==> flow/design.v <==
`timescale 1ns / 1ps
module PEv3(
    clk,
    rst, 
    in_en,
    data_horz,
    data_obli,
    data_vert,
    active,
    A,
    B,
    C,
    D,
    E,
    H,
    horz_out,
    obli_out,
    bypass_en,
    opsum
    );
    parameter iWIDTH = 16;
    parameter oWIDTH = 16;
    localparam M_WIDTH = oWIDTH;
    localparam A_WIDTH = oWIDTH;
    input clk, rst, active, in_en, A, B, C, D, E, H;
    input [iWIDTH-1:0] data_horz, data_obli;
    input [A_WIDTH-1:0] data_vert;
    output logic [A_WIDTH-1:0] opsum;
    output logic [iWIDTH-1:0] horz_out, obli_out;
    output logic bypass_en;
    logic [iWIDTH-1:0] data_a_reg;
    always@(posedge clk) begin
        if (rst == 0) begin
            data_a_reg <= 0;
        end
        else if (A_mux && in_en) begin
            data_a_reg <= data_horz;
        end
        else begin
            data_a_reg <= 0;
        end
    end
    logic [iWIDTH-1:0] data_b_reg;
    always@(posedge clk) begin
        if (rst == 0) begin
            data_b_reg <= 0;
        end
        else if (B_mux && in_en) begin
            data_b_reg <= (H_mux)? data_vert[iWIDTH-1:0]: data_obli;
        end 
        else begin
            data_b_reg <= 0;
        end
    end
    reg [M_WIDTH-1:0] m_reg;
    always@(posedge clk) begin
        if (rst == 0) begin
            m_reg <= 0;
        end
        else begin
            m_reg <= data_a_reg * data_b_reg;
        end
    end
    logic [A_WIDTH-1:0] a_wire;
    always@(m_reg or psum_mux) begin
        a_wire <= m_reg + psum_mux;
    end
    reg [A_WIDTH-1:0] psum_reg;
    always@(posedge clk) begin
        if (rst == 0) begin
            psum_reg <= 0;
        end
        else begin
            psum_reg <= a_wire;
        end
    end
    logic [A_WIDTH-1:0] psum_mux;
    always@(psum_reg or C_mux) begin
        if (C_mux == 1) begin
            psum_mux <= psum_reg;
        end
        else begin
            psum_mux <= 0;
        end
    end
    logic [A_WIDTH-1:0] opsum_mux;
    always@(a_wire or data_vert_mux or D_mux) begin
        if (D_mux == 1) begin
            opsum_mux <= a_wire;
        end
        else begin
            opsum_mux <= data_vert_mux;
        end
    end
    always@(posedge clk) begin
        if (rst == 0) begin
            opsum <= 0;
        end
        else begin
         opsum <= opsum_mux;
        end
    end
    logic [A_WIDTH-1:0] data_vert_mux;
    always@(data_vert or E_mux) begin
        if (E_mux == 1) begin
            data_vert_mux <= data_vert;
        end
        else begin
            data_vert_mux <= 0;
        end
    end
    wire A_mux;
    assign A_mux = (active)? A:0;
    wire B_mux;
    assign B_mux = (active)? B:0;
    wire C_mux;
    assign C_mux = (active)? C:0;
    wire D_mux;
    assign D_mux = (active)? D:0;
    wire E_mux;
    assign E_mux = E;
    wire H_mux;
    assign H_mux = (active)? H:0;
    assign horz_out = data_a_reg;
    assign obli_out = data_b_reg;
    always@(posedge clk) begin
        bypass_en <= in_en;
    end
endmodule
`timescale 1ns / 1ps
module ACv2(
    clk,
    rst,
    ipsum,
    bn_param_in_en,
    bn_param_in,
    config_bits,
    in_en,
    F,
    data_out,
    data_out_en,
    bn_param_out,
    bn_param_out_en
    );
    parameter IN_WIDTH = 32;  
    parameter ACC_WIDTH = 35;  
    parameter BN_SCALE_WIDTH = 16;
    parameter BN_SHIFT_WIDTH = 16;
    localparam BN_PARAM_WIDTH = BN_SCALE_WIDTH + BN_SHIFT_WIDTH;  
    input logic clk, rst, in_en, F, bn_param_in_en;
    input [2:0] config_bits;
    input logic [IN_WIDTH-1:0] ipsum;
    input [BN_PARAM_WIDTH-1:0] bn_param_in;
    output [ACC_WIDTH-1:0] data_out;
    output logic [BN_PARAM_WIDTH-1:0] bn_param_out;
    output logic bn_param_out_en, data_out_en;
    logic [IN_WIDTH-1:0] ipsum_reg;
    always@(posedge clk) begin
        if (~rst) begin
            ipsum_reg <= 0;
        end
        else if (in_en) begin
            ipsum_reg <= ipsum;
        end
        else begin
            ipsum_reg <= 0;
        end
    end
    logic [ACC_WIDTH-1:0] add_node;
    logic [ACC_WIDTH-1:0] psum_reg;
    always@(posedge clk) begin
        if (~rst) begin
            psum_reg <= 0;
        end
        else begin
            psum_reg <= add_node;
        end
    end
    logic in_en_dly;
    always@(posedge clk) begin
        in_en_dly <= in_en;
    end
    logic [ACC_WIDTH-1:0] psum_mux;
    assign psum_mux = (config_bits[2] & in_en_dly)? psum_reg:0;
    assign add_node = ipsum_reg + psum_mux;
    logic [BN_PARAM_WIDTH-1:0] bn_param_reg;
    always@(posedge clk) begin
        if (~rst) begin
            bn_param_reg <= 0;
        end
        else if (bn_param_in_en) begin
            bn_param_reg <= bn_param_in;
        end
    end
    logic [BN_SCALE_WIDTH-1:0] bn_scale;
    assign bn_scale = bn_param_reg[BN_PARAM_WIDTH-1:BN_PARAM_WIDTH-BN_SCALE_WIDTH];
    logic [BN_SHIFT_WIDTH-1:0] bn_shift;
    assign bn_shift = bn_param_reg[BN_SCALE_WIDTH-1:0];
    logic [BN_SCALE_WIDTH+ACC_WIDTH-1:0] bn_scale_node;
    assign bn_scale_node = add_node * bn_scale;
    logic [BN_SCALE_WIDTH+ACC_WIDTH:0] be_shift_node;
    assign be_shift_node = bn_scale_node + bn_shift;
    logic [BN_SCALE_WIDTH+ACC_WIDTH:0] bn_mux;
    assign bn_mux = (config_bits[0])? be_shift_node: add_node;
    logic [BN_SCALE_WIDTH+ACC_WIDTH:0] relu_node;
    assign relu_node = ($signed(bn_mux) > $signed(0))? bn_mux: 0;
    logic [BN_SCALE_WIDTH+ACC_WIDTH:0] relu_mux;
    assign relu_mux = (config_bits[1])? relu_node: bn_mux;
    assign data_out = relu_mux;
    assign data_out_en = F;
    always@(posedge clk) begin
        bn_param_out_en <= bn_param_in_en;
    end
    always@(posedge clk) begin
        bn_param_out <= bn_param_in;
    end
endmodule
`timescale 1ns / 1ps
module SystolicBank_v2(
	clk,
	rst,
	in_en,
	conv_mm,
	isac,
	isrelu,
	isbn,
	active_1,
	active_2,
	active_3,
	data_in_horz_1,
	data_in_horz_2,
	data_in_horz_3,
	data_in_obli_1,
	data_in_obli_2,
	data_in_obli_3,
	data_in_obli_4,
	data_in_obli_5,
	data_in_obli_6,
	bn_param_in,
	bn_param_in_en,
	A_1,
	A_2,
	A_3,
	A_4,
	B_1,
	B_2,
	B_3,
	B_4,
	C_1,
	C_2,
	C_3,
	C_4,
	D_1,
	D_2,
	D_3,
	D_4,
	E_1,
	E_2,
	E_3,
	E_4,
	F_1,
	F_2,
	F_3,
	F_4,
	G_1,
	G_2,
	G_3,
	G_4,
	H_1,
	H_2,
	H_3,
	H_4,
	dout_en_1,
	dout_en_2,
	dout_en_3,
	dout_en_4,
	dout_1,
	dout_2,
	dout_3,
	dout_4
);
	parameter nCols = 4;
	parameter nRows = 3;
	parameter iWidth = 8;
	parameter oWidth = 8;
	localparam MODE_CONV = 0; localparam MODE_MM = 1;
	input clk, rst, in_en, conv_mm, isac, isrelu, isbn;
	input active_1;
	input active_2;
	input active_3;
	input [7:0] data_in_horz_1;
	input [7:0] data_in_horz_2;
	input [7:0] data_in_horz_3;
	input [7:0] data_in_obli_1;
	input [7:0] data_in_obli_2;
	input [7:0] data_in_obli_3;
	input [7:0] data_in_obli_4;
	input [7:0] data_in_obli_5;
	input [7:0] data_in_obli_6;
	input [15:0] bn_param_in;
	input bn_param_in_en;
	input A_1;
	input A_2;
	input A_3;
	input A_4;
	input B_1;
	input B_2;
	input B_3;
	input B_4;
	input C_1;
	input C_2;
	input C_3;
	input C_4;
	input D_1;
	input D_2;
	input D_3;
	input D_4;
	input E_1;
	input E_2;
	input E_3;
	input E_4;
	input F_1;
	input F_2;
	input F_3;
	input F_4;
	input G_1;
	input G_2;
	input G_3;
	input G_4;
	input H_1;
	input H_2;
	input H_3;
	input H_4;
	output [7:0] dout_1;
	output [7:0] dout_2;
	output [7:0] dout_3;
	output [7:0] dout_4;
	output dout_en_1;
	output dout_en_2;
	output dout_en_3;
	output dout_en_4;
	logic bypass_en_1_0;
	logic bypass_en_1_1;
	logic bypass_en_1_2;
	logic bypass_en_1_3;
	logic bypass_en_1_4;
	logic bypass_en_2_0;
	logic bypass_en_2_1;
	logic bypass_en_2_2;
	logic bypass_en_2_3;
	logic bypass_en_2_4;
	logic bypass_en_3_0;
	logic bypass_en_3_1;
	logic bypass_en_3_2;
	logic bypass_en_3_3;
	logic bypass_en_3_4;
	logic [7:0] data_in_vert_1_1;
	logic [7:0] data_in_vert_1_2;
	logic [7:0] data_in_vert_1_3;
	logic [7:0] data_in_vert_1_4;
	logic [7:0] data_in_vert_2_1;
	logic [7:0] data_in_vert_2_2;
	logic [7:0] data_in_vert_2_3;
	logic [7:0] data_in_vert_2_4;
	logic [7:0] data_in_vert_3_1;
	logic [7:0] data_in_vert_3_2;
	logic [7:0] data_in_vert_3_3;
	logic [7:0] data_in_vert_3_4;
	logic [7:0] data_in_vert_4_1;
	logic [7:0] data_in_vert_4_2;
	logic [7:0] data_in_vert_4_3;
	logic [7:0] data_in_vert_4_4;
	logic [7:0] data_in_horz_1_0;
	logic [7:0] data_in_horz_1_1;
	logic [7:0] data_in_horz_1_2;
	logic [7:0] data_in_horz_1_3;
	logic [7:0] data_in_horz_1_4;
	logic [7:0] data_in_horz_2_0;
	logic [7:0] data_in_horz_2_1;
	logic [7:0] data_in_horz_2_2;
	logic [7:0] data_in_horz_2_3;
	logic [7:0] data_in_horz_2_4;
	logic [7:0] data_in_horz_3_0;
	logic [7:0] data_in_horz_3_1;
	logic [7:0] data_in_horz_3_2;
	logic [7:0] data_in_horz_3_3;
	logic [7:0] data_in_horz_3_4;
	logic [7:0] data_in_horz_4_0;
	logic [7:0] data_in_horz_4_1;
	logic [7:0] data_in_horz_4_2;
	logic [7:0] data_in_horz_4_3;
	logic [7:0] data_in_horz_4_4;
	logic [7:0] data_in_obli_1_0;
	logic [7:0] data_in_obli_1_1;
	logic [7:0] data_in_obli_1_2;
	logic [7:0] data_in_obli_1_3;
	logic [7:0] data_in_obli_1_4;
	logic [7:0] data_in_obli_2_0;
	logic [7:0] data_in_obli_2_1;
	logic [7:0] data_in_obli_2_2;
	logic [7:0] data_in_obli_2_3;
	logic [7:0] data_in_obli_2_4;
	logic [7:0] data_in_obli_3_0;
	logic [7:0] data_in_obli_3_1;
	logic [7:0] data_in_obli_3_2;
	logic [7:0] data_in_obli_3_3;
	logic [7:0] data_in_obli_3_4;
	logic [7:0] data_in_obli_4_0;
	logic [7:0] data_in_obli_4_1;
	logic [7:0] data_in_obli_4_2;
	logic [7:0] data_in_obli_4_3;
	logic [7:0] data_in_obli_4_4;
	logic [15:0] bn_param_out_1;
	logic [15:0] bn_param_out_2;
	logic [15:0] bn_param_out_3;
	logic [15:0] bn_param_out_4;
	logic bn_param_out_en_1;
	logic bn_param_out_en_2;
	logic bn_param_out_en_3;
	logic bn_param_out_en_4;
	assign data_in_vert_4_1 = (conv_mm == MODE_CONV)? 0: data_in_obli_3;
	assign data_in_vert_4_2 = (conv_mm == MODE_CONV)? 0: data_in_obli_4;
	assign data_in_vert_4_3 = (conv_mm == MODE_CONV)? 0: data_in_obli_5;
	assign data_in_vert_4_4 = (conv_mm == MODE_CONV)? 0: data_in_obli_6;
	assign bypass_en_1_0 = in_en;
	assign bypass_en_2_0 = in_en;
	assign bypass_en_3_0 = in_en;
	assign data_in_horz_1_0 = data_in_horz_1;
	assign data_in_horz_2_0 = data_in_horz_2;
	assign data_in_horz_3_0 = data_in_horz_3;
	assign data_in_obli_2_0 = (conv_mm == MODE_CONV)? data_in_obli_1: 0;
	assign data_in_obli_3_0 = (conv_mm == MODE_CONV)? data_in_obli_2: 0;
	assign data_in_obli_4_0 = (conv_mm == MODE_CONV)? data_in_obli_3: 0;
	assign data_in_obli_4_1 = (conv_mm == MODE_CONV)? data_in_obli_4: 0;
	assign data_in_obli_4_2 = (conv_mm == MODE_CONV)? data_in_obli_5: 0;
	assign data_in_obli_4_3 = (conv_mm == MODE_CONV)? data_in_obli_6: 0;
	PEv3 # (.iWIDTH(iWidth), .oWIDTH(oWidth)) p_1_1(.clk(clk), .rst(rst), .in_en(bypass_en_1_0), .data_vert(data_in_vert_2_1), .active(active_1), .data_horz(data_in_horz_1_0), .data_obli(data_in_obli_2_0), .A(A_1), .B(B_1), .C(C_1), .D(D_1), .E(E_1), .H(H_1), .horz_out(data_in_horz_1_1), .obli_out(data_in_obli_1_1), .bypass_en(bypass_en_1_1), .opsum(data_in_vert_1_1));
	PEv3 # (.iWIDTH(iWidth), .oWIDTH(oWidth)) p_1_2(.clk(clk), .rst(rst), .in_en(bypass_en_1_1), .data_vert(data_in_vert_2_2), .active(active_1), .data_horz(data_in_horz_1_1), .data_obli(data_in_obli_2_1), .A(A_2), .B(B_2), .C(C_2), .D(D_2), .E(E_2), .H(H_2), .horz_out(data_in_horz_1_2), .obli_out(data_in_obli_1_2), .bypass_en(bypass_en_1_2), .opsum(data_in_vert_1_2));
	PEv3 # (.iWIDTH(iWidth), .oWIDTH(oWidth)) p_1_3(.clk(clk), .rst(rst), .in_en(bypass_en_1_2), .data_vert(data_in_vert_2_3), .active(active_1), .data_horz(data_in_horz_1_2), .data_obli(data_in_obli_2_2), .A(A_3), .B(B_3), .C(C_3), .D(D_3), .E(E_3), .H(H_3), .horz_out(data_in_horz_1_3), .obli_out(data_in_obli_1_3), .bypass_en(bypass_en_1_3), .opsum(data_in_vert_1_3));
	PEv3 # (.iWIDTH(iWidth), .oWIDTH(oWidth)) p_1_4(.clk(clk), .rst(rst), .in_en(bypass_en_1_3), .data_vert(data_in_vert_2_4), .active(active_1), .data_horz(data_in_horz_1_3), .data_obli(data_in_obli_2_3), .A(A_4), .B(B_4), .C(C_4), .D(D_4), .E(E_4), .H(H_4), .horz_out(data_in_horz_1_4), .obli_out(data_in_obli_1_4), .bypass_en(bypass_en_1_4), .opsum(data_in_vert_1_4));
	PEv3 # (.iWIDTH(iWidth), .oWIDTH(oWidth)) p_2_1(.clk(clk), .rst(rst), .in_en(bypass_en_2_0), .data_vert(data_in_vert_3_1), .active(active_2), .data_horz(data_in_horz_2_0), .data_obli(data_in_obli_3_0), .A(A_1), .B(B_1), .C(C_1), .D(D_1), .E(E_1), .H(H_1), .horz_out(data_in_horz_2_1), .obli_out(data_in_obli_2_1), .bypass_en(bypass_en_2_1), .opsum(data_in_vert_2_1));
	PEv3 # (.iWIDTH(iWidth), .oWIDTH(oWidth)) p_2_2(.clk(clk), .rst(rst), .in_en(bypass_en_2_1), .data_vert(data_in_vert_3_2), .active(active_2), .data_horz(data_in_horz_2_1), .data_obli(data_in_obli_3_1), .A(A_2), .B(B_2), .C(C_2), .D(D_2), .E(E_2), .H(H_2), .horz_out(data_in_horz_2_2), .obli_out(data_in_obli_2_2), .bypass_en(bypass_en_2_2), .opsum(data_in_vert_2_2));
	PEv3 # (.iWIDTH(iWidth), .oWIDTH(oWidth)) p_2_3(.clk(clk), .rst(rst), .in_en(bypass_en_2_2), .data_vert(data_in_vert_3_3), .active(active_2), .data_horz(data_in_horz_2_2), .data_obli(data_in_obli_3_2), .A(A_3), .B(B_3), .C(C_3), .D(D_3), .E(E_3), .H(H_3), .horz_out(data_in_horz_2_3), .obli_out(data_in_obli_2_3), .bypass_en(bypass_en_2_3), .opsum(data_in_vert_2_3));
	PEv3 # (.iWIDTH(iWidth), .oWIDTH(oWidth)) p_2_4(.clk(clk), .rst(rst), .in_en(bypass_en_2_3), .data_vert(data_in_vert_3_4), .active(active_2), .data_horz(data_in_horz_2_3), .data_obli(data_in_obli_3_3), .A(A_4), .B(B_4), .C(C_4), .D(D_4), .E(E_4), .H(H_4), .horz_out(data_in_horz_2_4), .obli_out(data_in_obli_2_4), .bypass_en(bypass_en_2_4), .opsum(data_in_vert_2_4));
	PEv3 # (.iWIDTH(iWidth), .oWIDTH(oWidth)) p_3_1(.clk(clk), .rst(rst), .in_en(bypass_en_3_0), .data_vert(data_in_vert_4_1), .active(active_3), .data_horz(data_in_horz_3_0), .data_obli(data_in_obli_4_0), .A(A_1), .B(B_1), .C(C_1), .D(D_1), .E(E_1), .H(H_1), .horz_out(data_in_horz_3_1), .obli_out(data_in_obli_3_1), .bypass_en(bypass_en_3_1), .opsum(data_in_vert_3_1));
	PEv3 # (.iWIDTH(iWidth), .oWIDTH(oWidth)) p_3_2(.clk(clk), .rst(rst), .in_en(bypass_en_3_1), .data_vert(data_in_vert_4_2), .active(active_3), .data_horz(data_in_horz_3_1), .data_obli(data_in_obli_4_1), .A(A_2), .B(B_2), .C(C_2), .D(D_2), .E(E_2), .H(H_2), .horz_out(data_in_horz_3_2), .obli_out(data_in_obli_3_2), .bypass_en(bypass_en_3_2), .opsum(data_in_vert_3_2));
	PEv3 # (.iWIDTH(iWidth), .oWIDTH(oWidth)) p_3_3(.clk(clk), .rst(rst), .in_en(bypass_en_3_2), .data_vert(data_in_vert_4_3), .active(active_3), .data_horz(data_in_horz_3_2), .data_obli(data_in_obli_4_2), .A(A_3), .B(B_3), .C(C_3), .D(D_3), .E(E_3), .H(H_3), .horz_out(data_in_horz_3_3), .obli_out(data_in_obli_3_3), .bypass_en(bypass_en_3_3), .opsum(data_in_vert_3_3));
	PEv3 # (.iWIDTH(iWidth), .oWIDTH(oWidth)) p_3_4(.clk(clk), .rst(rst), .in_en(bypass_en_3_3), .data_vert(data_in_vert_4_4), .active(active_3), .data_horz(data_in_horz_3_3), .data_obli(data_in_obli_4_3), .A(A_4), .B(B_4), .C(C_4), .D(D_4), .E(E_4), .H(H_4), .horz_out(data_in_horz_3_4), .obli_out(data_in_obli_3_4), .bypass_en(bypass_en_3_4), .opsum(data_in_vert_3_4));
	ACv2 # (.IN_WIDTH(oWidth), .ACC_WIDTH(oWidth), .BN_SCALE_WIDTH(oWidth), .BN_SHIFT_WIDTH(oWidth)) ac_1(.clk(clk), .rst(rst), .config_bits({isac, isrelu, isbn}), .in_en(G_1), .ipsum(data_in_vert_1_1), .F(F_1), .bn_param_in_en(bn_param_in_en), .bn_param_in(bn_param_in), .bn_param_out(bn_param_out_1), .bn_param_out_en(bn_param_out_en_1), .data_out_en(dout_en_1), .data_out(dout_1));
	ACv2 # (.IN_WIDTH(oWidth), .ACC_WIDTH(oWidth), .BN_SCALE_WIDTH(oWidth), .BN_SHIFT_WIDTH(oWidth)) ac_2(.clk(clk), .rst(rst), .config_bits({isac, isrelu, isbn}), .in_en(G_2), .ipsum(data_in_vert_1_2), .F(F_2), .bn_param_in_en(bn_param_out_en_1), .bn_param_in(bn_param_out_1), .bn_param_out(bn_param_out_2), .bn_param_out_en(bn_param_out_en_2), .data_out_en(dout_en_2), .data_out(dout_2));
	ACv2 # (.IN_WIDTH(oWidth), .ACC_WIDTH(oWidth), .BN_SCALE_WIDTH(oWidth), .BN_SHIFT_WIDTH(oWidth)) ac_3(.clk(clk), .rst(rst), .config_bits({isac, isrelu, isbn}), .in_en(G_3), .ipsum(data_in_vert_1_3), .F(F_3), .bn_param_in_en(bn_param_out_en_2), .bn_param_in(bn_param_out_2), .bn_param_out(bn_param_out_3), .bn_param_out_en(bn_param_out_en_3), .data_out_en(dout_en_3), .data_out(dout_3));
	ACv2 # (.IN_WIDTH(oWidth), .ACC_WIDTH(oWidth), .BN_SCALE_WIDTH(oWidth), .BN_SHIFT_WIDTH(oWidth)) ac_4(.clk(clk), .rst(rst), .config_bits({isac, isrelu, isbn}), .in_en(G_4), .ipsum(data_in_vert_1_4), .F(F_4), .bn_param_in_en(bn_param_out_en_3), .bn_param_in(bn_param_out_3), .bn_param_out(bn_param_out_4), .bn_param_out_en(bn_param_out_en_4), .data_out_en(dout_en_4), .data_out(dout_4));
endmodule
`timescale 1ns / 1ps
module DFSMv2(
    clk,
    rst,
    start,
    config_bits,
    in_en,
    start_out,
    in_en_bypass,
    A, B, C, D, E, F, G, H
    );
    parameter MAX_nPERIOD = 8;
    parameter MAX_nLMAC = 3*512*8;
    parameter MAX_nSHFT = 192;
    localparam CONF_REG_LEN = $clog2(MAX_nPERIOD) + $clog2(MAX_nLMAC) + $clog2(MAX_nSHFT);
    localparam MAC_CNT_WIDTH = (MAX_nLMAC > MAX_nSHFT)? MAX_nLMAC:MAX_nSHFT;
    input clk, rst, start, in_en;
    input [CONF_REG_LEN:0] config_bits;
    output logic start_out, in_en_bypass, A, B, C, D, E, F, G, H;
    localparam S0 = 0; localparam S1 = 1; localparam S2 = 2; localparam S0p = 3;
    localparam mdCONV = 0; localparam mdMM = 1;
    logic mode;
    assign mode = config_bits[CONF_REG_LEN];
    logic [$clog2(MAX_nPERIOD)-1:0] config_nPeriod;
    assign config_nPeriod = config_bits[CONF_REG_LEN-1:CONF_REG_LEN-$clog2(MAX_nPERIOD)];
    logic [$clog2(MAX_nLMAC)-1:0] config_nLMAC;
    assign config_nLMAC = config_bits[CONF_REG_LEN-$clog2(MAX_nPERIOD)-1:CONF_REG_LEN-$clog2(MAX_nPERIOD)-$clog2(MAX_nLMAC)];
    logic [$clog2(MAX_nSHFT)-1:0] config_nSHFT;
    assign config_nSHFT = config_bits[CONF_REG_LEN-$clog2(MAX_nPERIOD)-$clog2(MAX_nLMAC)-1:0];
    reg [1:0] state;
    always@(posedge clk) begin
        if (rst == 0) begin
            state <= S0;
        end
        else begin
            case (state)
                S0: begin
                        if (start) begin
                            state <= S0p;
                        end
                    end
                S0p: begin
                        if (in_en) begin
                            state <= S1;
                        end
                     end
                S1: begin
                        if (!(mac_count < config_nLMAC-1)) begin
                            state <= S2;
                        end 
                        else begin
                            if (~in_en) begin
                                state <= S0p;
                            end
                        end
                    end
                S2: begin
                        if (!(mac_count < config_nSHFT-1)) begin
                            if (period_count < config_nPeriod-1) begin
                                state <= (in_en)? S1:S0p;
                            end
                            else begin
                                state <= S0;
                            end
                        end
                    end
            endcase
        end
    end
    reg [$clog2(MAC_CNT_WIDTH)-1:0] mac_count;
    always@(posedge clk) begin
        if (~rst) begin
            mac_count <= 0;
        end
        else begin
            if (state == S1) begin
                if (mac_count < config_nLMAC-1) begin
                    mac_count <= mac_count + 1;
                end
                else begin
                    mac_count <= 0;
                end
            end
            else if (state == S2) begin
                if (mac_count < config_nSHFT-1) begin
                    mac_count <= mac_count + 1;
                end
                else begin
                    mac_count <= 0;
                end
            end
            else if (state == S0p) begin
                mac_count <= mac_count;
            end
            else begin
                mac_count <= 0;
            end
        end
    end
    reg [$clog2(MAX_nPERIOD)-1:0] period_count;
    always@(posedge clk) begin
        if (rst == 0) begin
            period_count <= 0;
        end
        else if (state == S0) begin
            period_count <= 0;
        end
        else if (state == S2 && (!(mac_count == MAX_nSHFT-1))) begin
            if (period_count < config_nPeriod-1) begin
                period_count <= period_count + 1;
            end
            else begin
                period_count <= 0;
            end
        end
    end
    always@(state) begin
        if (state == S1) begin
            A = 1;
        end
        else begin
            A = 0;
        end
    end
    always@(state) begin
        if (state == S1 || state == S0p) begin
            B = 1;
        end
        else begin
            B = 0;
        end
    end
    always@(posedge clk) begin
        if (state == S1 || state == S0p) begin
            C <= 1;
        end
        else begin
            C <= 0;
        end
    end
    always@(posedge clk) begin
        if (state == S1) begin
            D <= 1;
        end
        else begin
            D <= 0;
        end
    end
    always@(posedge clk) begin
        if (state == S2) begin
            E <= 1;
        end
        else begin
            E <= 0;
        end
    end
    reg [MAX_nSHFT-1:0] F_dly;
    always@(posedge clk) begin
        if (rst == 0) begin
            F_dly <= 0;
        end
        else if (state == S2 && mac_count == 0) begin
            F_dly <= {F_dly[MAX_nSHFT-2:0], 1'b1};
        end
        else begin
            F_dly <= {F_dly[MAX_nSHFT-2:0], 1'b0};
        end
    end
    always@(posedge clk) begin
        if (rst == 0) begin
            F <= 0;
        end
        else begin
            F <= F_dly[config_nSHFT-1];
        end
    end
    always@(posedge clk) begin
        G <= (state == S2)? 1:0;
    end
    always@(posedge clk) begin
        H <= (mode == mdMM && state == S1)? 1: 0;
    end
    always@(posedge clk) begin
        in_en_bypass <= in_en;
    end
    always@(posedge clk) begin
        start_out <= start;
    end
endmodule
`timescale 1ns / 1ps
module DFSMv3(
    clk,
    rst,
    start,
    config_bits,
    all_data_rdy,
    in_en,
    start_out,
    in_en_bypass,
    data_preread,
    A, B, C, D, E, F, G, H
    );
    parameter MAX_nPERIOD = 8;
    parameter MAX_nLMAC = 3*512*8;
    parameter MAX_nSHFT = 192;
    localparam CONF_REG_LEN = $clog2(MAX_nPERIOD) + $clog2(MAX_nLMAC) + $clog2(MAX_nSHFT);
    localparam MAC_CNT_WIDTH = (MAX_nLMAC > MAX_nSHFT)? MAX_nLMAC:MAX_nSHFT;
    input clk, rst, start, all_data_rdy, in_en;
    input [CONF_REG_LEN:0] config_bits;
    output logic start_out, in_en_bypass, data_preread, A, B, C, D, E, F, G, H;
    localparam S0 = 0; localparam S1 = 1; localparam S2 = 2; localparam S0p = 3;
    localparam mdCONV = 0; localparam mdMM = 1;
    logic mode;
    assign mode = config_bits[CONF_REG_LEN];
    logic [$clog2(MAX_nPERIOD)-1:0] config_nPeriod;
    assign config_nPeriod = config_bits[CONF_REG_LEN-1:CONF_REG_LEN-$clog2(MAX_nPERIOD)];
    logic [$clog2(MAX_nLMAC)-1:0] config_nLMAC;
    assign config_nLMAC = config_bits[CONF_REG_LEN-$clog2(MAX_nPERIOD)-1:CONF_REG_LEN-$clog2(MAX_nPERIOD)-$clog2(MAX_nLMAC)];
    logic [$clog2(MAX_nSHFT)-1:0] config_nSHFT;
    assign config_nSHFT = config_bits[CONF_REG_LEN-$clog2(MAX_nPERIOD)-$clog2(MAX_nLMAC)-1:0];
    reg [1:0] state;
    always@(posedge clk) begin
        if (rst == 0) begin
            state <= S0;
        end
        else begin
            case (state)
                S0: begin
                        if (start) begin
                            state <= S0p;
                        end
                    end
                S0p: begin
                        if (all_data_rdy) begin
                            state <= S1;
                        end
                     end
                S1: begin
                        if (!(mac_count < config_nLMAC-1)) begin
                            state <= S2;
                        end 
                        else begin
                            if (~all_data_rdy) begin
                                state <= S0p;
                            end
                        end
                    end
                S2: begin
                        if (!(mac_count < config_nSHFT-1)) begin
                            if (period_count < config_nPeriod-1) begin
                                state <= (all_data_rdy)? S1:S0p;
                            end
                            else begin
                                state <= S0;
                            end
                        end
                    end
            endcase
        end
    end
    reg [$clog2(MAC_CNT_WIDTH)-1:0] mac_count;
    always@(posedge clk) begin
        if (~rst) begin
            mac_count <= 0;
        end
        else begin
            if (state == S1) begin
                if (mac_count < config_nLMAC-1) begin
                    mac_count <= mac_count + 1;
                end
                else begin
                    mac_count <= 0;
                end
            end
            else if (state == S2) begin
                if (mac_count < config_nSHFT-1) begin
                    mac_count <= mac_count + 1;
                end
                else begin
                    mac_count <= 0;
                end
            end
            else if (state == S0p) begin
                mac_count <= mac_count;
            end
            else begin
                mac_count <= 0;
            end
        end
    end
    reg [$clog2(MAX_nPERIOD)-1:0] period_count;
    always@(posedge clk) begin
        if (rst == 0) begin
            period_count <= 0;
        end
        else if (state == S0) begin
            period_count <= 0;
        end
        else if (state == S2 && (!(mac_count == MAX_nSHFT-1))) begin
            if (period_count < config_nPeriod-1) begin
                period_count <= period_count + 1;
            end
            else begin
                period_count <= 0;
            end
        end
    end
    logic A_dly;
    always@(posedge clk) begin
        if (state == S1) begin
            A_dly <= 1;
        end
        else begin
            A_dly <= 0;
        end
    end
    always@(posedge clk) begin
        A <= A_dly;
    end
    logic B_dly;
    always@(posedge clk) begin
        if (state == S1 || state == S0p) begin
            B_dly <= 1;
        end
        else begin
            B_dly <= 0;
        end
    end
    always@(posedge clk) begin
        B <= B_dly;
    end
    logic [1:0] C_dly;
    always@(posedge clk) begin
        if (state == S1 || state == S0p) begin
            C_dly <= {C_dly[0], 1'b1};
        end
        else begin
            C_dly <= {C_dly[0], 1'b0};
        end
    end
    always@(posedge clk) begin
        C <= C_dly[1];
    end
    logic [2:0] D_dly;
    always@(posedge clk) begin
        if (state == S1) begin
            D_dly <= {D_dly[1:0], 1'b1};
        end
        else begin
            D_dly <= {D_dly[1:0], 1'b0};
        end
    end
    always@(posedge clk) begin
        D <= D_dly[2];
    end
    logic [1:0] E_dly;
    always@(posedge clk) begin
        E_dly <= (state == S2)? {E_dly[0], 1'b1} : {E_dly[0], 1'b0}; 
    end
    always@(posedge clk) begin
        E <= E_dly[1];
    end
    reg [MAX_nSHFT+1:0] F_dly;
    always@(posedge clk) begin
        if (rst == 0) begin
            F_dly <= 0;
        end
        else if (state == S2 && mac_count == 0) begin
            F_dly <= {F_dly[MAX_nSHFT:0], 1'b1};
        end
        else begin
            F_dly <= {F_dly[MAX_nSHFT:0], 1'b0};
        end
    end
    always@(posedge clk) begin
        if (rst == 0) begin
            F <= 0;
        end
        else begin
            F <= F_dly[config_nSHFT+1];
        end
    end
    logic [1:0] G_dly;
    always@(posedge clk) begin
        G_dly <= (state == S2)? {G_dly[0], 1'b1}:{G_dly[0], 1'b0};
    end
    always@(posedge clk) begin
        G <= G_dly[1];
    end
    logic [1:0] H_dly;
    always@(posedge clk) begin
        H_dly <= (mode == mdMM && state == S1)? {H_dly[0], 1'b1}: {H_dly[0], 1'b0};
    end
    always@(posedge clk) begin
        H <= H_dly[1];
    end
    always@(posedge clk) begin
        in_en_bypass <= in_en;
    end
    always@(posedge clk) begin
        start_out <= start;
    end
    assign data_preread = (state == S1)? 1: 0;
endmodule
module SystolicCore(
	input clk,
	input rst,
	input start,
	input mode_conv_mm,
	input isac,
	input isrelu,
	input isbn,
	input [22:0] dfsm_config,
	input all_data_rdy,
	input pe_config_1_1,
	input pe_config_1_2,
	input pe_config_1_3,
	input pe_config_2_1,
	input pe_config_2_2,
	input pe_config_2_3,
	input [7:0] data_horz_1_1,
	input [7:0] data_horz_1_2,
	input [7:0] data_horz_1_3,
	input [7:0] data_horz_2_1,
	input [7:0] data_horz_2_2,
	input [7:0] data_horz_2_3,
	input [7:0] data_obli_1,
	input [7:0] data_obli_2,
	input [7:0] data_obli_3,
	input [7:0] data_obli_4,
	input [7:0] data_obli_5,
	input [7:0] data_obli_6,
	input [15:0] data_bn_1,
	input [15:0] data_bn_2,
	input data_bn_en,
	output data_preread,
	output [7:0] dout_1_1,
	output [7:0] dout_1_2,
	output [7:0] dout_1_3,
	output [7:0] dout_1_4,
	output [7:0] dout_2_1,
	output [7:0] dout_2_2,
	output [7:0] dout_2_3,
	output [7:0] dout_2_4,
	output dout_en_1_1,
	output dout_en_1_2,
	output dout_en_1_3,
	output dout_en_1_4,
	output dout_en_2_1,
	output dout_en_2_2,
	output dout_en_2_3,
	output dout_en_2_4
);
	parameter nCols = 4;
	parameter nRows = 3;
	parameter iWidth = 8;
	parameter oWidth = 8;
	parameter DFSM_MAX_nPERIOD = 512;
	parameter DFSM_MAX_nLMAC = 3072;
	parameter DFSM_MAX_nSHFT = 3;
	logic A_1, A_2, A_3, A_4;
	logic B_1, B_2, B_3, B_4;
	logic C_1, C_2, C_3, C_4;
	logic D_1, D_2, D_3, D_4;
	logic E_1, E_2, E_3, E_4;
	logic F_1, F_2, F_3, F_4;
	logic G_1, G_2, G_3, G_4;
	logic H_1, H_2, H_3, H_4;
	logic dfsm_data_en_1, dfsm_data_en_2, dfsm_data_en_3, dfsm_data_en_4;
	logic start_bypass_1, start_bypass_2, start_bypass_3, start_bypass_4;
	logic array_data_en;
	always@(posedge clk) begin
		if (~rst) begin
			array_data_en <= 0;
		end
		else begin
			array_data_en <= data_preread;
		end
	end
	SystolicBank_v2 # (.iWidth(iWidth), .oWidth(oWidth), .nRows(nRows), .nCols(nCols)) bank_1(.clk(clk), .rst(rst), .in_en(array_data_en), .conv_mm(mode_conv_mm), .isac(isac), .isrelu(isrelu), .isbn(isbn), .bn_param_in_en(data_bn_en), .bn_param_in(data_bn_1), .active_1(pe_config_1_1), .active_2(pe_config_1_2), .active_3(pe_config_1_3), .data_in_horz_1(data_horz_1_1), .data_in_horz_2(data_horz_1_2), .data_in_horz_3(data_horz_1_3), .data_in_obli_1(data_obli_1), .data_in_obli_2(data_obli_2), .data_in_obli_3(data_obli_3), .data_in_obli_4(data_obli_4), .data_in_obli_5(data_obli_5), .data_in_obli_6(data_obli_6), .A_1(A_1), .A_2(A_2), .A_3(A_3), .A_4(A_4), .B_1(B_1), .B_2(B_2), .B_3(B_3), .B_4(B_4), .C_1(C_1), .C_2(C_2), .C_3(C_3), .C_4(C_4), .D_1(D_1), .D_2(D_2), .D_3(D_3), .D_4(D_4), .E_1(E_1), .E_2(E_2), .E_3(E_3), .E_4(E_4), .F_1(F_1), .F_2(F_2), .F_3(F_3), .F_4(F_4), .G_1(G_1), .G_2(G_2), .G_3(G_3), .G_4(G_4), .H_1(H_1), .H_2(H_2), .H_3(H_3), .H_4(H_4), .dout_en_1(dout_en_1_1), .dout_en_2(dout_en_1_2), .dout_en_3(dout_en_1_3), .dout_en_4(dout_en_1_4), .dout_1(dout_1_1), .dout_2(dout_1_2), .dout_3(dout_1_3), .dout_4(dout_1_4));
	SystolicBank_v2 # (.iWidth(iWidth), .oWidth(oWidth), .nRows(nRows), .nCols(nCols)) bank_2(.clk(clk), .rst(rst), .in_en(array_data_en), .conv_mm(mode_conv_mm), .isac(isac), .isrelu(isrelu), .isbn(isbn), .bn_param_in_en(data_bn_en), .bn_param_in(data_bn_2), .active_1(pe_config_2_1), .active_2(pe_config_2_2), .active_3(pe_config_2_3), .data_in_horz_1(data_horz_2_1), .data_in_horz_2(data_horz_2_2), .data_in_horz_3(data_horz_2_3), .data_in_obli_1(data_obli_1), .data_in_obli_2(data_obli_2), .data_in_obli_3(data_obli_3), .data_in_obli_4(data_obli_4), .data_in_obli_5(data_obli_5), .data_in_obli_6(data_obli_6), .A_1(A_1), .A_2(A_2), .A_3(A_3), .A_4(A_4), .B_1(B_1), .B_2(B_2), .B_3(B_3), .B_4(B_4), .C_1(C_1), .C_2(C_2), .C_3(C_3), .C_4(C_4), .D_1(D_1), .D_2(D_2), .D_3(D_3), .D_4(D_4), .E_1(E_1), .E_2(E_2), .E_3(E_3), .E_4(E_4), .F_1(F_1), .F_2(F_2), .F_3(F_3), .F_4(F_4), .G_1(G_1), .G_2(G_2), .G_3(G_3), .G_4(G_4), .H_1(H_1), .H_2(H_2), .H_3(H_3), .H_4(H_4), .dout_en_1(dout_en_2_1), .dout_en_2(dout_en_2_2), .dout_en_3(dout_en_2_3), .dout_en_4(dout_en_2_4), .dout_1(dout_2_1), .dout_2(dout_2_2), .dout_3(dout_2_3), .dout_4(dout_2_4));
	DFSMv3 # (.MAX_nPERIOD(DFSM_MAX_nPERIOD), .MAX_nLMAC(DFSM_MAX_nLMAC), .MAX_nSHFT(DFSM_MAX_nSHFT)) fsm_1(.clk(clk), .rst(rst), .config_bits({mode_conv_mm, dfsm_config}), .all_data_rdy(all_data_rdy), .in_en(array_data_en), .start(start), .data_preread(data_preread), .in_en_bypass(dfsm_data_en_1), .start_out(start_bypass_1), .A(A_1), .B(B_1), .C(C_1), .D(D_1), .E(E_1), .F(F_1), .G(G_1), .H(H_1));
	DFSMv2 # (.MAX_nPERIOD(DFSM_MAX_nPERIOD), .MAX_nLMAC(DFSM_MAX_nLMAC), .MAX_nSHFT(DFSM_MAX_nSHFT)) fsm_2(.clk(clk), .rst(rst), .config_bits({mode_conv_mm, dfsm_config}), .in_en(dfsm_data_en_1), .start(start_bypass_1), .in_en_bypass(dfsm_data_en_2), .start_out(start_bypass_2), .A(A_2), .B(B_2), .C(C_2), .D(D_2), .E(E_2), .F(F_2), .G(G_2), .H(H_2));
	DFSMv2 # (.MAX_nPERIOD(DFSM_MAX_nPERIOD), .MAX_nLMAC(DFSM_MAX_nLMAC), .MAX_nSHFT(DFSM_MAX_nSHFT)) fsm_3(.clk(clk), .rst(rst), .config_bits({mode_conv_mm, dfsm_config}), .in_en(dfsm_data_en_2), .start(start_bypass_2), .in_en_bypass(dfsm_data_en_3), .start_out(start_bypass_3), .A(A_3), .B(B_3), .C(C_3), .D(D_3), .E(E_3), .F(F_3), .G(G_3), .H(H_3));
	DFSMv2 # (.MAX_nPERIOD(DFSM_MAX_nPERIOD), .MAX_nLMAC(DFSM_MAX_nLMAC), .MAX_nSHFT(DFSM_MAX_nSHFT)) fsm_4(.clk(clk), .rst(rst), .config_bits({mode_conv_mm, dfsm_config}), .in_en(dfsm_data_en_3), .start(start_bypass_3), .in_en_bypass(dfsm_data_en_4), .start_out(start_bypass_4), .A(A_4), .B(B_4), .C(C_4), .D(D_4), .E(E_4), .F(F_4), .G(G_4), .H(H_4));
endmodule
Reports on SystolicCore
Tool output for the design above, in the order of the flow. Line numbers count from 1 in the design file above. A cell with n/a has no value.

Top: SystolicCore. Clock: clk. Cell library: sky130hd. Library corner: tt_025C_1v80.

Word-level counts
Yosys after proc, flatten, opt, wreduce and memory -nomap, before mapping. Memory bits, and registers merged into a memory's read port (data or address), are not among the register bits. Print and check cells are not counted.

Under shifts and indexed selects stands 4. For add/sub/neg operators the number is 52. $mul: 32. Multiplexer cells: 337. Under $lt $le $gt $ge stands 20. For reduce/logical cells the number is 140. Eq/ne operators: 36. The entry for bitwise operators reads 5.

Operators by type and width (number): 8-bit by 8-bit multiplier with 8-bit output (24); 8-bit by 8-bit multiplier with 16-bit output (8); 8-bit 2-to-1 mux (126); 12-bit by 32-bit < comparator with 1-bit output (8); 8-bit adder (32); 12-bit 2-to-1 mux (20); 1-bit 2-to-1 mux (147); 16-bit by 8-bit adder with 17-bit output (8); 17-bit by 1-bit greater-than comparator with 1-bit output with constant B (8); 17-bit 2-to-1 mux (8); 9-bit by 32-bit < comparator with 1-bit output (4); 2-bit AND reduction (52); 1-bit logical AND (60); 2-bit 2-to-1 mux (28); 12-bit by 1-bit adder with 12-bit output with constant B (4); 12-bit by 2-bit == test with 1-bit output with constant B (4); 12-bit zero test (4); 9-bit by 1-bit adder with 9-bit output with constant B (4); 9-bit 2-to-1 mux (4); 2-bit case mux with 4-bit select (4); 2-bit != test with constant B (12); 5-bit AND reduction (4); 2-bit == test with constant B (8); 4-bit nonzero test (4); 12-bit by 1-bit subtractor with 13-bit output with constant B (1); 3-bit by 1-bit != test with 1-bit output with constant B (4); 3-bit != test with constant B (4); 9-bit by 1-bit subtractor with 10-bit output with constant B (1).

Not listed: further kinds 11, cells in them 31.

The figure for register bits after elaboration is 1471. For word-level cells the number is 839. The figure for output and inout bits is 73. The entry for bits of input ports reads 166.

Logic depth
Depth = most cells in a row (Yosys ltp): at word level without a register or memory, in the mapped netlist without a sequential cell, where the memories' decode and read muxes count.

Depth in word-level cells: 9. For ABC_AREA the number is 0. The entry for gate-level depth with buffers reads 28.

Netlist
The flow's flattened synthesis, as Yosys stat reports it; memories are mapped. The netlist is that of the ABC_AREA named above (0 if unset); the other value can give another one. The area totals of this step are shown rounded.

The entry for cell area after synthesis reads 96930 µm². The figure for flip-flops is 1469. For mapped cells the number is 10668. Buffers: 324.

Cells by type: sky130_fd_sc_hd__dfxtp_1 (number 1469, area in all 2.94E+04 µm²); sky130_fd_sc_hd__fa_1 (number 672, area in all 1.35E+04 µm²); sky130_fd_sc_hd__ha_1 (number 1067, area in all 1.34E+04 µm²); sky130_fd_sc_hd__and2_1 (number 1337, area in all 8.36E+03 µm²); sky130_fd_sc_hd__inv_1 (number 1209, area in all 4.54E+03 µm²); sky130_fd_sc_hd__xnor2_1 (number 475, area in all 4160.24 µm²); sky130_fd_sc_hd__nand2_1 (number 964, area in all 3618.47 µm²); sky130_fd_sc_hd__nor2_1 (number 769, area in all 2.89E+03 µm²); sky130_fd_sc_hd__a21oi_1 (number 470, area in all 2.35E+03 µm²); sky130_fd_sc_hd__xor2_1 (number 244, area in all 2137.05 µm²); sky130_fd_sc_hd__and3_1 (number 296, area in all 1.85E+03 µm²); sky130_fd_sc_hd__mux2i_1 (number 176, area in all 1761.69 µm²); sky130_fd_sc_hd__nand3_1 (number 321, area in all 1.61E+03 µm²); sky130_fd_sc_hd__a21o_1 (number 165, area in all 1.24E+03 µm²); sky130_fd_sc_hd__clkbuf_1 (number 277, area in all 1.04E+03 µm²); sky130_fd_sc_hd__o21bai_1 (number 60, area in all 450.432 µm²); sky130_fd_sc_hd__o21ai_0 (number 88, area in all 440.422 µm²); sky130_fd_sc_hd__nor2b_1 (number 63, area in all 394.128 µm²).

Other cell types: 64; their cells: 546. The figures by module come from a second, unflattened synthesis with its own total; it is not the netlist above.

Under cells (unflattened synthesis) stands 11098. The entry for area (unflattened synthesis) reads 101600 µm².

Each row is one instance without its submodules.

Modules: PEv3 (cells 270, sequential area 820.8 µm², area 2429 µm², times used 24); ACv2 (cells 409, sequential area 1001 µm², area 3999 µm², times used 8); DFSMv2 (cells 288, sequential area 700.7 µm², area 2486 µm², times used 3); DFSMv3 (cells 304, sequential area 920.9 µm², area 2756 µm², times used 1); SystolicBank_v2 (cells 88, sequential area 0.0 µm², area 543.0 µm², times used 2); SystolicCore (cells 2, sequential area 20.0 µm², area 26.3 µm², times used 1).

Timing after synthesis
Path of least setup slack by OpenSTA after synthesis, without wires, with an ideal clock, recovery checks aside; 20% of the period is set as input and as output delay. Where synthesis merged equal registers, the netlist keeps one of their names.

Kind: input-to-output. Start: input port isac. End: output port dout_1_3[0]. Under buffers on the path stands 4. Under delay of the path stands 6.280 ns. The figure for setup slack is 0.920 ns. For clock period the number is 12.0 ns. The entry for output delay reads 2.400 ns. Arrival time: 8.680 ns. Stages: 27. For required time the number is 9.600 ns. For input delay the number is 2.400 ns. For synthesis period reached the number is 11.08 ns.

"delay of the path" = arrival - input delay + setup time. At an output port there is no setup time. "stages": output pins that drive a net of the path, with the launching flip-flop's if there is one; two outputs of one cell count as two. "synthesis period reached" is the clock period less the worst setup slack; recovery checks do not enter. This is arithmetic on one report: input and output delays are still those of the set period (20% each). Between the ends stands the longest chain of elaborated cells between them, by number of cells; it is not shown to be the way that was timed. Of several equally long chains one is given. A line is the first line of the expression or statement that the cell stems from. Yosys adds cells for indexed reads and writes and turns some case tables into memories.

Path through: sky130_fd_sc_hd__clkbuf_1 sky130_fd_sc_hd__clkbuf_1 sky130_fd_sc_hd__clkbuf_1 sky130_fd_sc_hd__and3_1 sky130_fd_sc_hd__ha_1 sky130_fd_sc_hd__fa_1 sky130_fd_sc_hd__a211oi_1 sky130_fd_sc_hd__o21bai_1 sky130_fd_sc_hd__a21oi_1 sky130_fd_sc_hd__xnor2_1 sky130_fd_sc_hd__clkbuf_1 sky130_fd_sc_hd__and2_1 sky130_fd_sc_hd__fa_1 sky130_fd_sc_hd__fa_1 sky130_fd_sc_hd__inv_1 sky130_fd_sc_hd__fa_1 sky130_fd_sc_hd__fa_1 sky130_fd_sc_hd__inv_1 sky130_fd_sc_hd__ha_1 sky130_fd_sc_hd__o21ai_0 sky130_fd_sc_hd__o21ai_0 sky130_fd_sc_hd__a21oi_1 sky130_fd_sc_hd__mux2_2 sky130_fd_sc_hd__nor4_1 sky130_fd_sc_hd__a41o_1 sky130_fd_sc_hd__a31o_2 sky130_fd_sc_hd__nor2_1. For length of the longest elaborated chain the number is 9. The entry for elaborated cells between the ends (all ways) reads 9. Classes of those cells: 2 x add/sub; 1 x mul; 1 x compare; 4 x mux; 1 x logic.

RTL lines, path post-synthesis: start, declared (line 863) `input isac,`; 1-bit bitwise AND (line 184) `assign psum_mux = (config_bits[2] & in_en_dly)? psum_reg:0;`; 8-bit 2-to-1 mux (line 184); 8-bit adder (line 185) `assign add_node = ipsum_reg + psum_mux;`; 8-bit by 8-bit multiplier with 16-bit output (line 200) `assign bn_scale_node = add_node * bn_scale;`; 16-bit by 8-bit adder with 17-bit output (line 202) `assign be_shift_node = bn_scale_node + bn_shift;`; 17-bit 2-to-1 mux (line 204) `assign bn_mux = (config_bits[0])? be_shift_node: add_node;`; 17-bit by 1-bit greater-than comparator with 1-bit output (line 206) `assign relu_node = ($signed(bn_mux) > $signed(0))? bn_mux: 0;`; 8-bit 2-to-1 mux (line 206); 8-bit 2-to-1 mux (line 208) `assign relu_mux = (config_bits[1])? relu_node: bn_mux;`; end, declared (line 892) `output [7:0] dout_1_3,`.

Path in the finished layout
Path of least setup slack in the final report of run 2 (OpenROAD, finished layout, wires in). Where an end is a register, its clock arrival counts in the times.

Kind: input-to-output. Start: input port isac. End: output port dout_2_2[4]. The entry for output delay reads 1.40 ns. Under buffers on the path stands 6. The figure for setup slack is -1.99 ns. Stages: 31. For input delay the number is 1.40 ns. For clock period the number is 6.99 ns. Arrival time: 7.59 ns. For required time the number is 5.59 ns.

Between the ends stands the longest chain of elaborated cells between them, by number of cells; it is not shown to be the way that was timed. Of several equally long chains one is given.

Path through: sky130_fd_sc_hd__buf_16 sky130_fd_sc_hd__buf_6 sky130_fd_sc_hd__and3_4 sky130_fd_sc_hd__ha_4 sky130_fd_sc_hd__fa_2 sky130_fd_sc_hd__a21oi_2 sky130_fd_sc_hd__nor2_1 sky130_fd_sc_hd__a211o_1 sky130_fd_sc_hd__a21oi_4 sky130_fd_sc_hd__xnor2_4 sky130_fd_sc_hd__buf_6 sky130_fd_sc_hd__nand2_1 sky130_fd_sc_hd__fa_2 sky130_fd_sc_hd__inv_2 sky130_fd_sc_hd__fa_1 sky130_fd_sc_hd__fa_1 sky130_fd_sc_hd__inv_2 sky130_fd_sc_hd__fa_1 sky130_fd_sc_hd__inv_1 sky130_fd_sc_hd__ha_2 sky130_fd_sc_hd__a21oi_2 sky130_fd_sc_hd__o21ai_1 sky130_fd_sc_hd__a211oi_1 sky130_fd_sc_hd__a21oi_1 sky130_fd_sc_hd__o211ai_1 sky130_fd_sc_hd__nand3_1 sky130_fd_sc_hd__a21oi_4 sky130_fd_sc_hd__buf_12 sky130_fd_sc_hd__buf_4 sky130_fd_sc_hd__nor2_2 sky130_fd_sc_hd__buf_2. For length of the longest elaborated chain the number is 9. The entry for elaborated cells between the ends (all ways) reads 9. Classes of those cells: 2 x add/sub; 1 x mul; 1 x compare; 4 x mux; 1 x logic.

RTL lines, path after layout: start, declared (line 863) `input isac,`; 1-bit bitwise AND (line 184) `assign psum_mux = (config_bits[2] & in_en_dly)? psum_reg:0;`; 8-bit 2-to-1 mux (line 184); 8-bit adder (line 185) `assign add_node = ipsum_reg + psum_mux;`; 8-bit by 8-bit multiplier with 16-bit output (line 200) `assign bn_scale_node = add_node * bn_scale;`; 16-bit by 8-bit adder with 17-bit output (line 202) `assign be_shift_node = bn_scale_node + bn_shift;`; 17-bit 2-to-1 mux (line 204) `assign bn_mux = (config_bits[0])? be_shift_node: add_node;`; 17-bit by 1-bit greater-than comparator with 1-bit output (line 206) `assign relu_node = ($signed(bn_mux) > $signed(0))? bn_mux: 0;`; 8-bit 2-to-1 mux (line 206); 8-bit 2-to-1 mux (line 208) `assign relu_mux = (config_bits[1])? relu_node: bn_mux;`; end, declared (line 895) `output [7:0] dout_2_2,`.

FLOW RESULTS
============

Settings and measured results of 3 stored flow runs for module SystolicCore (sky130hd), not sorted in any way. The constraints put input and output delay at 20% of the set period each and load the outputs with 0.01 pF. "period achieved": clock period set for the run, less the worst setup slack. It is reckoned from that one timing run; input and output delays stay at 20% of the period that was set. "critical path time" is the time allowed to the run's worst setup path (the clock period less input and output delay, where it has them) less its slack. Clock arrival times count: a late capture clock shortens it, a late launch clock lengthens it. "overall power" rests on the timing tool's default activity at the inputs, not on a simulated workload. The measured numbers are rounded.

Run 1 has these settings: CAP_MARGIN 20; CELL_PAD_IN_SITES_GLOBAL_PLACEMENT 2; CORE_ASPECT_RATIO 1.73; CORE_UTILIZATION 64; PLACE_DENSITY_LB_ADDON 0.24; SETUP_SLACK_MARGIN 4.36; SLEW_MARGIN 35; period_ns 17.3; CORE_MARGIN 2. Outcome: no final report: placement broke off with FLW-0024.

Run 2 has these settings: CELL_PAD_IN_SITES_DETAIL_PLACEMENT 1; CELL_PAD_IN_SITES_GLOBAL_PLACEMENT 1; CORE_MARGIN 7; CORE_UTILIZATION 52; CTS_CLUSTER_DIAMETER 224; CTS_CLUSTER_SIZE 90; GPL_ROUTABILITY_DRIVEN 0; MAX_ROUTING_LAYER met4; MIN_ROUTING_LAYER met1; PLACE_DENSITY_LB_ADDON 0.15; SETUP_SLACK_MARGIN 1.34; SLEW_MARGIN 35; TNS_END_PERCENT 85; period_ns 6.99; CAP_MARGIN 20. The measured worst hold slack in the final report is 0.329 ns. The utilization of the finished layout reads 58.5 %. The worst setup slack after layout reads -1.994 ns. The measured synthesized cell area is 96930 µm². The area of the die stands at 198700 µm². The period achieved is 8.984 ns. The standard-cell area of the final layout reads 108400 µm². The measured overall power is 12540 uW. The final setup TNS is -117.5 ns. The critical path time is 6.19 ns. Kind of the worst setup path: input-to-output.

Run 3 has these settings: CELL_PAD_IN_SITES_DETAIL_PLACEMENT 1; CELL_PAD_IN_SITES_GLOBAL_PLACEMENT 1; CORE_MARGIN 7; CORE_UTILIZATION 48; CTS_CLUSTER_DIAMETER 224; CTS_CLUSTER_SIZE 90; GPL_ROUTABILITY_DRIVEN 0; MAX_ROUTING_LAYER met5; MIN_ROUTING_LAYER met1; PLACE_DENSITY_LB_ADDON 0.15; SETUP_SLACK_MARGIN 1.34; SLEW_MARGIN 35; TNS_END_PERCENT 85; period_ns 17.8; CAP_MARGIN 20. The area of the die stands at 214700 µm². The critical path time is 7.90 ns. Kind of the worst setup path: input-to-output. The worst setup slack after layout reads 2.783 ns. The utilization of the finished layout reads 51.2 %. The measured worst hold slack in the final report is 0.351 ns. The measured synthesized cell area is 96930 µm². The measured overall power is 4876 uW. The period achieved is 15.017 ns. The standard-cell area of the final layout reads 102600 µm². The final setup TNS is 0.000 ns.
